==> flow/design.v <==
`timescale 1ns/1ps
module RxD (
    input  wire       clk,
    input  wire       rx,        
    input  wire       rst,       
    output reg [7:0]  data,
    output reg        data_valid
);
    parameter CLK_FREQ = 100_000_000;            
    parameter BAUD     = 115200;
    localparam integer BAUD_TICKS = 868;         
    localparam integer HALF_BAUD  = 434;         
    reg [15:0] counter;                          
    reg [3:0]  bit_index;                        
    reg [9:0]  shift_reg;       
    reg [9:0]  next_shift;                      
    reg        receiving;                
    reg rx_ff1, rx_ff2; 
    wire rx_sync;
    always @(posedge clk) begin
        if (rst) begin
            rx_ff1 <= 1'b1;
            rx_ff2 <= 1'b1;
        end else begin
            rx_ff1 <= rx;
            rx_ff2 <= rx_ff1;
        end
    end
    assign rx_sync = rx_ff2;
    always @(posedge clk) begin
        if (rst) begin                           
            receiving  <= 1'b0;
            counter    <= 0;
            bit_index  <= 0;
            shift_reg  <= 10'b1111111111;
            data       <= 8'h00;
            data_valid <= 1'b0;
        end else begin
            data_valid <= 1'b0;                  
            if (!receiving) begin                
                if (rx_sync == 1'b0) begin
                    receiving <= 1'b1;           
                    counter   <= HALF_BAUD;      
                    bit_index <= 0;              
                end
            end else begin                       
                if (counter == BAUD_TICKS - 1) begin     
                    counter <= 0;                
                    next_shift = {rx_sync, shift_reg[9:1]};
                    shift_reg <= next_shift;
                    if (bit_index == 9) begin    
                        receiving  <= 1'b0;
                        data       <= next_shift[8:1];       
                        data_valid <= 1'b1;                  
                    end
                    bit_index <= bit_index + 1;      
                end else begin
                    counter <= counter + 1;          
                end
            end
        end
    end
endmodule
module TxD (
    input wire clk,
    input wire [7:0] data,
    input wire send,
    input wire rst,
    output reg tx,
    output reg busy
);
    parameter CLK_FREQ = 100000000;  
    parameter BAUD     = 115200;
    localparam integer BAUD_TICKS = 868;
    reg [15:0] counter;
    reg [3:0]  bit_index;
    reg [9:0]  shift_reg;
    always @(posedge clk) begin
        if (rst) begin
            busy      <= 1'b0;                 
            tx        <= 1'b1;                 
            counter   <= 0;
            bit_index <= 0;
            shift_reg <= 10'b1111111111;
        end 
        else begin
            if (!busy) begin
                tx <= 1'b1;  
                if (send) begin
                    shift_reg <= {1'b1, data, 1'b0}; 
                    busy      <= 1'b1;
                    counter   <= 0;
                    bit_index <= 0;
                end
            end 
            else begin 
                if (counter == BAUD_TICKS - 1) begin
                    counter   <= 0;
                    tx        <= shift_reg[0];  
                    shift_reg <= {1'b1, shift_reg[9:1]};  
                    bit_index <= bit_index + 1;
                    if (bit_index == 9) begin
                        busy <= 1'b0; 
                    end
                end 
                else begin
                    counter <= counter + 1;
                end
            end
        end
    end
endmodule
module data_parser (
    input  wire        clk,
    input  wire        rst,
    input  wire [7:0]  data_in,              
    input  wire        data_valid,           
    output reg  [7:0]  CT_out,               
    output reg [15:0]  FSA_out,
    output reg [15:0]  LSA_out,
    output reg         start_frame,          
    output reg         frame_done,
    output reg         sample_valid,         
    output reg [15:0]  sample_value,         
    output reg [15:0]  sample_idx           
);
    localparam S_HDR1      = 4'd0;          
    localparam S_HDR2      = 4'd1;
    localparam S_CT        = 4'd2;
    localparam S_FSA_LO    = 4'd3;
    localparam S_FSA_HI    = 4'd4;
    localparam S_LSA_LO    = 4'd5;
    localparam S_LSA_HI    = 4'd6;
    localparam S_SAMPLE_LO = 4'd7;
    localparam S_SAMPLE_HI = 4'd8;
    reg [3:0] state;                         
    reg [7:0] sample_lo;                     
    reg [15:0] next_sample_idx;              
    reg [15:0] sample_value_buf;
    reg [15:0] sample_idx_buf;
    reg        sample_ready;          
    reg        frame_done_pending;    
    always @(posedge clk) begin
        if (rst) begin                       
            state            <= S_HDR1;
            CT_out           <= 8'd0;
            FSA_out          <= 16'd0;
            LSA_out          <= 16'd0;
            start_frame      <= 1'b0;
            sample_valid     <= 1'b0;
            sample_value     <= 16'd0;
            sample_idx       <= 16'd0;
            frame_done       <= 1'b0;
            sample_lo        <= 8'd0;
            next_sample_idx  <= 16'd0;
            sample_value_buf <= 16'd0;
            sample_idx_buf   <= 16'd0;
            sample_ready     <= 1'b0;
            frame_done_pending<=1'b0;
        end else begin                       
            start_frame  <= 1'b0;
            sample_valid <= 1'b0;
            frame_done   <= 1'b0;
            if (sample_ready) begin
                sample_valid <= 1'b1;
                sample_value <= sample_value_buf;
                sample_idx   <= sample_idx_buf;
                if (frame_done_pending) begin
                    frame_done <= 1'b1;
                end
                sample_ready      <= 1'b0;
                frame_done_pending<= 1'b0;
            end
            case (state)
                S_HDR1: if (data_valid && data_in == 8'h55) state <= S_HDR2;      
                S_HDR2: if (data_valid) begin                       
                    if (data_in == 8'hAA) state <= S_CT;
                    else if (data_in == 8'h55) state <= S_HDR2;      
                    else state <= S_HDR1;                            
                end
                S_CT: if (data_valid) begin              
                    CT_out <= data_in;
                    start_frame <= 1'b1;
                    state <= S_FSA_LO;
                end
                S_FSA_LO: if (data_valid) begin          
                    FSA_out[7:0] <= data_in;
                    state <= S_FSA_HI;
                end
                S_FSA_HI: if (data_valid) begin          
                    FSA_out[15:8] <= data_in;
                    state <= S_LSA_LO;
                end
                S_LSA_LO: if (data_valid) begin          
                    LSA_out[7:0] <= data_in;
                    state <= S_LSA_HI;
                end
                S_LSA_HI: if (data_valid) begin          
                    LSA_out[15:8] <= data_in;
                    next_sample_idx <= 16'd0;            
                    state <= S_SAMPLE_LO;
                end
                S_SAMPLE_LO: if (data_valid) begin       
                    sample_lo <= data_in;
                    state <= S_SAMPLE_HI;
                end
                S_SAMPLE_HI: if (data_valid) begin
                    sample_value_buf <= {data_in, sample_lo};        
                    sample_idx_buf   <= next_sample_idx;
                    sample_ready     <= 1'b1;
                    if (next_sample_idx + 1 == CT_out) begin         
                        frame_done_pending <= 1'b1;
                        next_sample_idx <= 16'd0;
                        state <= S_HDR1;
                    end else begin
                        next_sample_idx <= next_sample_idx + 1;      
                        state <= S_SAMPLE_LO;
                    end
                end
                default: state <= S_HDR1;                            
            endcase
        end
    end
endmodule
module sample_processor (
    input  wire        clk,
    input  wire        rst,
    input  wire        start_frame,
    input  wire        sample_valid,
    input  wire [15:0] sample_value,
    input  wire [15:0] sample_idx_in,
    output reg  [15:0] max_idx,
    output reg  [15:0] min_idx,
    output reg  [15:0] max_dist,
    output reg  [15:0] min_dist,
    output reg  [15:0] obs_alert
);
    wire [10:0] THRESH = 11'b10000000000;
    wire is_close = sample_value < THRESH;
    wire [15:0] mask = (sample_idx_in < 16) ? (16'h1 << sample_idx_in) : 16'h0;
    always @(posedge clk) begin
        if (rst) begin                       
            max_idx  <= 16'd0;
            min_idx  <= 16'd0;
            max_dist <= 16'd0;
            min_dist <= 16'hFFFF;
            obs_alert<= 16'd0;
        end else if (start_frame) begin
            max_idx  <= 16'd0;                       
            min_idx  <= 16'd0;
            max_dist <= 16'd0;
            min_dist <= 16'hFFFF;
            obs_alert<= 16'd0;
        end else if (sample_valid) begin
            if (sample_value > max_dist) begin       
                max_dist <= sample_value;
                max_idx  <= sample_idx_in;
            end
            if (sample_value < min_dist) begin
                min_dist <= sample_value;
                min_idx  <= sample_idx_in;
            end
            obs_alert <= obs_alert | (mask & {16{is_close}});
        end
    end
endmodule
module angle_calc_simple (
    input  wire        clk,
    input  wire        rst,         
    input  wire        start,       
    input  wire [15:0] FSA,
    input  wire [15:0] LSA,
    input  wire [7:0]  CT,         
    input  wire [15:0] max_idx, 
    input  wire [15:0] min_idx,
    output reg  [15:0] max_angle,
    output reg  [15:0] min_angle,
    output reg         done         
);
    function [4:0] ct_log2;
        input [7:0] in_ct;
        begin
            case (in_ct)
                8'd1:   ct_log2 = 5'd0;
                8'd2:   ct_log2 = 5'd1;
                8'd4:   ct_log2 = 5'd2;
                8'd8:   ct_log2 = 5'd3;
                8'd16:  ct_log2 = 5'd4;
                8'd32:  ct_log2 = 5'd5;
                8'd64:  ct_log2 = 5'd6;
                8'd128: ct_log2 = 5'd7;
                default: ct_log2 = 5'd0;
            endcase
        end
    endfunction
    reg [15:0] FSA_r, LSA_r;
    reg [7:0]  CT_r;
    reg [15:0] max_idx_r, min_idx_r;
    reg [31:0] span_r;    
    reg [4:0]  k_r;       
    reg        do_calc;   
    wire [31:0] delta_w;
    assign delta_w = (k_r == 5'd0) ? span_r : (span_r >> k_r);
    wire [47:0] prod_max_w = delta_w * max_idx_r;
    wire [47:0] prod_min_w = delta_w * min_idx_r;
    wire [47:0] sum_max_w = prod_max_w + {32'd0, FSA_r};
    wire [47:0] sum_min_w = prod_min_w + {32'd0, FSA_r};
    wire [47:0] sum_max_adj_w = (sum_max_w >= 48'd36000) ? (sum_max_w - 48'd36000) : sum_max_w;
    wire [47:0] sum_min_adj_w = (sum_min_w >= 48'd36000) ? (sum_min_w - 48'd36000) : sum_min_w;
    always @(posedge clk) begin
        if (rst) begin                                   
            FSA_r     <= 16'd0;
            LSA_r     <= 16'd0;
            CT_r      <= 8'd0;
            max_idx_r <= 16'd0;
            min_idx_r <= 16'd0;
            span_r    <= 32'd0;
            k_r       <= 5'd0;
            do_calc   <= 1'b0;
            max_angle <= 16'd0;
            min_angle <= 16'd0;
            done      <= 1'b0;
        end else begin
            done <= 1'b0;
            if (start) begin                             
                FSA_r     <= FSA;
                LSA_r     <= LSA;
                CT_r      <= CT;
                max_idx_r <= max_idx;
                min_idx_r <= min_idx;
                if (LSA >= FSA) span_r <= LSA - FSA;     
                else             span_r <= (LSA + 16'd36000) - FSA;
                k_r <= ct_log2(CT);
                do_calc <= 1'b1;
            end else if (do_calc) begin                  
                max_angle <= sum_max_adj_w[15:0];
                min_angle <= sum_min_adj_w[15:0];
                done <= 1'b1;
                do_calc <= 1'b0;
            end
        end
    end
endmodule
`timescale 1ns/1ps
module distance_process (
    input  wire        clk,
    input  wire        rst,
    input  wire [7:0]  data_in,
    input  wire        data_valid,
    output wire [15:0] max_idx,
    output wire [15:0] min_idx,
    output wire [15:0] max_dist,
    output wire [15:0] min_dist,
    output wire [15:0] obs_alert,
    output wire [15:0] max_angle,
    output wire [15:0] min_angle,
    output wire        angle_done
);
    wire [7:0]  CT_w;
    wire [15:0] FSA_w, LSA_w;
    wire        start_frame_w;
    wire        sample_valid_w;
    wire [15:0] sample_value_w;
    wire [15:0] sample_idx_w;
    wire        frame_done_w;
    data_parser u_parser (
        .clk(clk),
        .rst(rst),
        .data_in(data_in),
        .data_valid(data_valid),
        .CT_out(CT_w),
        .FSA_out(FSA_w),
        .LSA_out(LSA_w),
        .start_frame(start_frame_w),
        .sample_valid(sample_valid_w),
        .sample_value(sample_value_w),
        .sample_idx(sample_idx_w),
        .frame_done(frame_done_w)
    );
    sample_processor u_sp (
        .clk(clk),
        .rst(rst),
        .start_frame(start_frame_w),
        .sample_valid(sample_valid_w),
        .sample_value(sample_value_w),
        .sample_idx_in(sample_idx_w),
        .max_idx(max_idx),
        .min_idx(min_idx),
        .max_dist(max_dist),
        .min_dist(min_dist),
        .obs_alert(obs_alert)
    );
    reg frame_done_d;
    reg angle_start_pulse;
    always @(posedge clk) begin
        if (rst) begin
            frame_done_d <= 1'b0;                
            angle_start_pulse <= 1'b0;
        end else begin
            frame_done_d <= frame_done_w;        
            angle_start_pulse <= frame_done_d;
        end
    end
    angle_calc_simple u_angle (
        .clk(clk),
        .rst(rst),
        .start(angle_start_pulse),
        .FSA(FSA_w),
        .LSA(LSA_w),
        .CT(CT_w),
        .max_idx(max_idx),
        .min_idx(min_idx),
        .max_angle(max_angle),
        .min_angle(min_angle),
        .done(angle_done)
    );
endmodule
`timescale 1ns/1ps
module lidar_system_top (
    input  wire clk,
    input  wire rst,
    input  wire rx,      
    output wire tx,      
    output wire [15:0] dbg_max_idx,
    output wire [15:0] dbg_min_idx,
    output wire [15:0] dbg_max_dist,
    output wire [15:0] dbg_min_dist,
    output wire [15:0] dbg_obs_alert,
    output wire [15:0] dbg_max_angle,
    output wire [15:0] dbg_min_angle,
    output wire        dbg_angle_done
);
    wire [7:0] rx_data;
    wire       rx_valid;
    RxD u_rxd (
        .clk(clk),
        .rx(rx),
        .rst(rst),
        .data(rx_data),
        .data_valid(rx_valid)
    );
    wire [15:0] max_idx, min_idx, max_dist, min_dist, obs_alert;
    wire [15:0] max_angle, min_angle;
    wire        angle_done;
    distance_process u_dp (
        .clk(clk),
        .rst(rst),
        .data_in(rx_data),
        .data_valid(rx_valid),
        .max_idx(max_idx),
        .min_idx(min_idx),
        .max_dist(max_dist),
        .min_dist(min_dist),
        .obs_alert(obs_alert),
        .max_angle(max_angle),
        .min_angle(min_angle),
        .angle_done(angle_done)
    );
    reg [7:0] tx_data;               
    reg       tx_send;               
    wire      tx_busy;               
    reg [31:0] tx_packet;            
    TxD u_txd (
        .clk(clk),
        .rst(rst),
        .data(tx_data),
        .send(tx_send),
        .tx(tx),
        .busy(tx_busy)
    );
    localparam TX_IDLE  = 3'd0;  
    localparam TX_PREP  = 3'd1;  
    localparam TX_SEND  = 3'd2;  
    localparam TX_WAIT  = 3'd3;  
    reg [2:0] tx_state;     
    reg [1:0] byte_ptr;     
    reg [15:0] send_word;   
    reg angle_done_d;
    always @(posedge clk) begin
        if (rst) angle_done_d <= 1'b0;
        else     angle_done_d <= angle_done;
    end
    always @(posedge clk) begin
        if (rst) begin                           
            tx_state   <= TX_IDLE;
            tx_send    <= 1'b0;
            tx_data    <= 8'd0;
            tx_packet  <= 32'd0;
            byte_ptr   <= 2'd0;
        end else begin
            tx_send <= 1'b0;
            case (tx_state)
                TX_IDLE: begin
                    if (angle_done_d) begin
                        tx_packet <= { min_angle[15:8], min_angle[7:0], max_angle[15:8], max_angle[7:0] };
                        byte_ptr <= 2'd0;            
                        tx_state <= TX_PREP;         
                    end
                end
                TX_PREP: begin
                    case (byte_ptr)                 
                        2'd0: tx_data <= tx_packet[7:0];     
                        2'd1: tx_data <= tx_packet[15:8];    
                        2'd2: tx_data <= tx_packet[23:16];   
                        2'd3: tx_data <= tx_packet[31:24];   
                        default: tx_data <= 8'h00;
                    endcase
                    tx_state <= TX_SEND;
                end
                TX_SEND: begin
                    if (!tx_busy) begin          
                        tx_send <= 1'b1;
                        tx_state <= TX_WAIT;
                    end
                end
                TX_WAIT: begin                       
                    if (!tx_busy) begin
                        if (byte_ptr == 2'd3) begin  
                            byte_ptr <= 2'd0;
                            tx_state <= TX_IDLE;
                       end else begin                
                            byte_ptr <= byte_ptr + 1'b1;
                            tx_state <= TX_PREP;
                        end
                    end
                end
                default: tx_state <= TX_IDLE;        
            endcase
        end
    end
    assign dbg_max_idx   = max_idx;
    assign dbg_min_idx   = min_idx;
    assign dbg_max_dist  = max_dist;
    assign dbg_min_dist  = min_dist;
    assign dbg_obs_alert = obs_alert;
    assign dbg_max_angle = max_angle;
    assign dbg_min_angle = min_angle;
    assign dbg_angle_done = angle_done;
endmodule
# Tool chain data of lidar_system_top
# Tool output for the design above, in the order of the flow.
# Lines are those of the file above, counted from 1.
# Library cell names are shortened.
# The mark -- stands for no value.
dict set report setup {
  design {lidar_system_top}
  clk_port {clk}
  library {sky130hd}
  corner {tt_025C_1v80}
}

# Word level
# Yosys after proc, flatten, opt, wreduce and memory -nomap, before mapping. Memory bits, and registers merged into a memory's read port (data or address), are not among the register bits. Print and check cells are not counted. Equal cells are merged and count once.
dict set report classes {
  bitwise 10
  reduce_logical 35
  n_mux 67
  mul 2
  shifts 2
  cmp 7
  add_sub_neg 13
  n_eq 43
}
# operator count
set op_table {}
lappend op_table {{32-bit by 16-bit multiplier with 48-bit output} 2}
lappend op_table {{16-bit two-way mux} 12}
lappend op_table {{48-bit by 16-bit adder with 48-bit output} 2}
lappend op_table {{48-bit by 16-bit greater-or-equal comparator with 1-bit output (second input constant)} 2}
lappend op_table {{32-bit two-way mux} 2}
lappend op_table {{4-bit two-way mux} 15}
lappend op_table {{4-bit parallel mux with 9-bit select} 1}
lappend op_table {{16-bit by 1-bit adder with 16-bit output (second input constant)} 2}
lappend op_table {{16-bit by 10-bit == test with 1-bit output (second input constant)} 2}
lappend op_table {{16-bit subtractor (second input constant)} 2}
lappend op_table {{32-bit by 5-bit right shift with 32-bit output} 1}
lappend op_table {{32-bit by 8-bit == test with 1-bit output} 1}
lappend op_table {{16-bit parallel mux with 2-bit select} 1}
lappend op_table {{8-bit parallel mux with 4-bit select} 1}
lappend op_table {{10-bit two-way mux} 3}
lappend op_table {{2-bit inequality test (second input constant)} 14}
lappend op_table {{2-bit AND reduction} 14}
lappend op_table {{3-bit parallel mux with 7-bit select} 1}
lappend op_table {{1-bit two-way mux} 21}
lappend op_table {{17-bit by 16-bit subtractor with 18-bit output} 1}
lappend op_table {{16-bit by 1-bit adder with 17-bit output (second input constant)} 1}
lappend op_table {{16-bit by 16-bit subtractor with 17-bit output} 1}
lappend op_table {{16-bit by 16-bit adder with 17-bit output (second input constant)} 1}
lappend op_table {{1-bit by 16-bit left shift with 16-bit output (first input constant)} 1}
lappend op_table {{16-bit by 11-bit less-than comparator with 1-bit output (second input constant)} 1}
lappend op_table {{16-bit greater-or-equal comparator} 1}
lappend op_table {{16-bit greater-than comparator} 1}
lappend op_table {{16-bit less-than comparator} 1}
# Other operator kinds: 36; their cells: 71.
dict set report bits {
  word_cells 231
  in_bits 3
  output_inout_bits 114
  ff_bits 459
}

# Longest topological paths
# Longest topological path by Yosys (ltp), each cell counted once; first at word level (registers and memories cut), then after technology mapping (sequential cells cut; the memories' decode and read muxes count).
dict set report logic_depth {
  word_depth 6
  abc_area 0
  depth_mapped 36
  depth_no_buf 31
}

# After synthesis
# Yosys stat after the flow's synthesis: flattened, memories mapped to cells. It holds for the ABC_AREA given above (unset counts as 0); a run with the other value may have another netlist.
# The area totals of this step are shown rounded.
# cell_type count area_total_um2
set by_type {}
lappend by_type {fa_1 814 1.63E+04}
lappend by_type {dfxtp_1 446 8.93E+03}
lappend by_type {ha_1 358 4.48E+03}
lappend by_type {inv_1 1067 4.01E+03}
lappend by_type {nand2_1 879 3.3E+03}
lappend by_type {mux2i_1 199 1991.91}
lappend by_type {and2_1 301 1.88E+03}
lappend by_type {a21oi_1 332 1.66E+03}
lappend by_type {nor2_1 423 1.59E+03}
lappend by_type {clkbuf_1 306 1.15E+03}
lappend by_type {o21ai_0 133 665.638}
lappend by_type {nand3_1 115 575.552}
lappend by_type {xnor2_1 64 560.538}
lappend by_type {a21o_1 63 472.954}
lappend by_type {and3_1 62 387.872}
lappend by_type {xor2_1 43 376.611}
lappend by_type {a211oi_1 47 352.838}
lappend by_type {nand4_1 54 337.824}
# Other cell types: 75; their cells: 548.
dict set report synth_totals {
  ffs 446
  n_buf 348
  area_um2 53100
  seq_area_um2 8930
  cells 6254
}
# By module: a second synthesis without flattening, with its own total; a netlist apart from the flattened one above.
dict set report hier_totals {
  hier_cells 6403
  hier_area_um2 54000
}
# Rows give one instance, submodules left out.
# module n_cells instances seq_area_um2 mod_area_um2
set modules {}
lappend modules {angle_calc_simple 4622 1 2060 38900}
lappend modules {data_parser 689 1 2840 5660}
lappend modules {sample_processor 438 1 1600 3910}
lappend modules {RxD 222 1 801 1960}
lappend modules {lidar_system_top 242 1 961 1940}
lappend modules {TxD 186 1 621 1550}
lappend modules {distance_process 4 1 40.0 52.6}

# Path before layout
# Source: OpenSTA report_checks on the synthesized netlist (no wires, ideal clock, input and output delay 20% of the period each), path of least setup slack; recovery checks are left aside. Register names are those of the netlist, which keeps one name where synthesis merged equal registers.
dict set report synth_path {
  path_kind {register to register}
  startpoint {register u_dp.u_angle.k_r[1]}
  endpoint {register u_dp.u_angle.max_angle[6]}
  required_ns 9.930
  driving_pins 29
  launch_ns 0.000
  setup_slack_ns 1.744
  arrival_ns 8.187
  period_ns 10.0
  delay_ns 8.257
  synth_period_reached_ns 8.256
}
# "delay_ns" is the arrival time less input delay plus setup time.
# "driving_pins": output pins that drive a net of the path, with the launching flip-flop's if there is one; two outputs of one cell count as two.
# "synth_period_reached_ns" = period - worst setup slack (recovery checks aside). The figure is calculated, with input and output delays left at 20% of the set period.
# The rows between start and end are the longest chain of elaborated cells between them; the timing report does not say that the signal goes this way. Where chains are equally long, one stands for them.
# A line is the first line of the expression or statement that the cell stems from. Yosys adds cells for indexed reads and writes and turns some case tables into memories.
dict set report synth_between {
  cell_sequence {dfxtp_1 buf_1 clkbuf_1 mux4_2 mux2_2 clkbuf_1 and2_1 fa_1 fa_1 fa_1 fa_1 fa_1 inv_1 fa_1 inv_1 ha_1 a21o_1 o21bai_4 o21bai_2 and3_1 or4_4 a2111oi_4 nand4_1 nor4_1 nand3_1 and3b_1 buf_6 mux2_2 a21oi_1}
  elab_chain_cells 6
}
# element line
set synth_lines {}
lappend synth_lines {{start, declared} 300} ;# reg [4:0]  k_r;
lappend synth_lines {{start, assigned} 318} ;# k_r       <= 5'd0;
lappend synth_lines {{start, assigned} 333} ;# k_r <= ct_log2(CT);
lappend synth_lines {{32-bit by 5-bit right shift with 32-bit output} 303} ;# assign delta_w = (k_r == 5'd0) ? span_r : (span_r >> k_r);
lappend synth_lines {{32-bit two-way mux} 303}
lappend synth_lines {{32-bit by 16-bit multiplier with 48-bit output} 304} ;# wire [47:0] prod_max_w = delta_w * max_idx_r;
lappend synth_lines {{48-bit by 16-bit adder with 48-bit output} 306} ;# wire [47:0] sum_max_w = prod_max_w + {32'd0, FSA_r};
lappend synth_lines {{16-bit subtractor} 308} ;# wire [47:0] sum_max_adj_w = (sum_max_w >= 48'd36000) ? (sum_max_w - 48'd36000) : sum_max_w;
lappend synth_lines {{16-bit two-way mux} 308}
lappend synth_lines {{end, assigned} 320} ;# max_angle <= 16'd0;
lappend synth_lines {{end, assigned} 336} ;# max_angle <= sum_max_adj_w[15:0];
lappend synth_lines {{end, declared} 276} ;# output reg  [15:0] max_angle,

# Worst path after layout
# Path of least setup slack in the final report of record 2 (OpenROAD, finished layout, wires in). Where an end is a register, its clock arrival counts in the times.
dict set report layout_path {
  path_kind {register to register}
  startpoint {register u_dp.u_angle.k_r[0]}
  endpoint {register u_dp.u_angle.max_angle[6]}
  launch_ns 0.60
  arrival_ns 11.27
  required_ns 16.41
  setup_slack_ns 5.15
  driving_pins 30
  period_ns 15.9
}
# The rows between start and end are the longest chain of elaborated cells between them; the timing report does not say that the signal goes this way. Where chains are equally long, one stands for them.
dict set report layout_between {
  cell_sequence {dfxtp_1 clkinv_1 a21oi_1 mux2_2 buf_4 nand2_1 fa_1 inv_1 fa_1 fa_1 inv_1 fa_1 inv_1 fa_1 inv_1 fa_1 inv_1 ha_1 nand4_1 a211oi_1 o211ai_1 a211oi_2 o211ai_1 a21oi_1 a21oi_1 mux2i_1 nor4b_1 and3b_1 mux2_2 a21oi_1}
  elab_chain_cells 6
}
# element line
set layout_lines {}
lappend layout_lines {{start, declared} 300} ;# reg [4:0]  k_r;
lappend layout_lines {{start, assigned} 318} ;# k_r       <= 5'd0;
lappend layout_lines {{start, assigned} 333} ;# k_r <= ct_log2(CT);
lappend layout_lines {{32-bit by 5-bit right shift with 32-bit output} 303} ;# assign delta_w = (k_r == 5'd0) ? span_r : (span_r >> k_r);
lappend layout_lines {{32-bit two-way mux} 303}
lappend layout_lines {{32-bit by 16-bit multiplier with 48-bit output} 304} ;# wire [47:0] prod_max_w = delta_w * max_idx_r;
lappend layout_lines {{48-bit by 16-bit adder with 48-bit output} 306} ;# wire [47:0] sum_max_w = prod_max_w + {32'd0, FSA_r};
lappend layout_lines {{16-bit subtractor} 308} ;# wire [47:0] sum_max_adj_w = (sum_max_w >= 48'd36000) ? (sum_max_w - 48'd36000) : sum_max_w;
lappend layout_lines {{16-bit two-way mux} 308}
lappend layout_lines {{end, assigned} 320} ;# max_angle <= 16'd0;
lappend layout_lines {{end, assigned} 336} ;# max_angle <= sum_max_adj_w[15:0];
lappend layout_lines {{end, declared} 276} ;# output reg  [15:0] max_angle,

; lidar_system_top through Yosys and OpenROAD on sky130hd: 3 stored runs, unordered, with their settings and measured results. The constraints put input and output delay at 20% of the set period each and load the outputs with 0.01 pF.
; "power.total_uw" rests on the timing tool's default activity at the inputs, not on a simulated workload.
; The measured numbers are rounded.

[record 1: settings]
ABC_AREA = 0
CAP_MARGIN = 40
CELL_PAD_IN_SITES_GLOBAL_PLACEMENT = 0
CORE_ASPECT_RATIO = 0.57
CORE_UTILIZATION = 69
CTS_CLUSTER_DIAMETER = 167
CTS_CLUSTER_SIZE = 19
GPL_ROUTABILITY_DRIVEN = 0
GPL_TIMING_DRIVEN = 1
HOLD_SLACK_MARGIN = -0.06
MAX_ROUTING_LAYER = met4
MIN_ROUTING_LAYER = met2
PLACE_DENSITY_LB_ADDON = 0.13
SETUP_SLACK_MARGIN = 0.91
SLEW_MARGIN = 20
TNS_END_PERCENT = 90
period_ns = 13.3
CORE_MARGIN = 2
[record 1: results]
outcome = not finished: routing ended with error GRT-0116

[record 2: settings]
CELL_PAD_IN_SITES_DETAIL_PLACEMENT = 2
CELL_PAD_IN_SITES_GLOBAL_PLACEMENT = 1
CORE_UTILIZATION = 34
PLACE_DENSITY = 0.53
SETUP_SLACK_MARGIN = 4.32
TNS_END_PERCENT = 45
period_ns = 15.9
CAP_MARGIN = 20
CORE_MARGIN = 2
SLEW_MARGIN = 20
[record 2: results]
timing.setup.ws_ns = 5.15
synth_area_um2 = 53100
power.total_uw = 2330
final_util_frac = 0.374
final_die_area_um2 = 159000
final_setup_tns_ns = 0.000

[record 3: settings]
CAP_MARGIN = 40
CORE_ASPECT_RATIO = 0.69
CORE_UTILIZATION = 65
GPL_ROUTABILITY_DRIVEN = 0
GPL_TIMING_DRIVEN = 0
PLACE_DENSITY_LB_ADDON = 0.1
SLEW_MARGIN = 20
TNS_END_PERCENT = 5
period_ns = 9.37
CORE_MARGIN = 2
[record 3: results]
timing.setup.ws_ns = 0.129
synth_area_um2 = 53100
power.total_uw = 3660
final_util_frac = 0.718
final_die_area_um2 = 84000
final_setup_tns_ns = 0.000
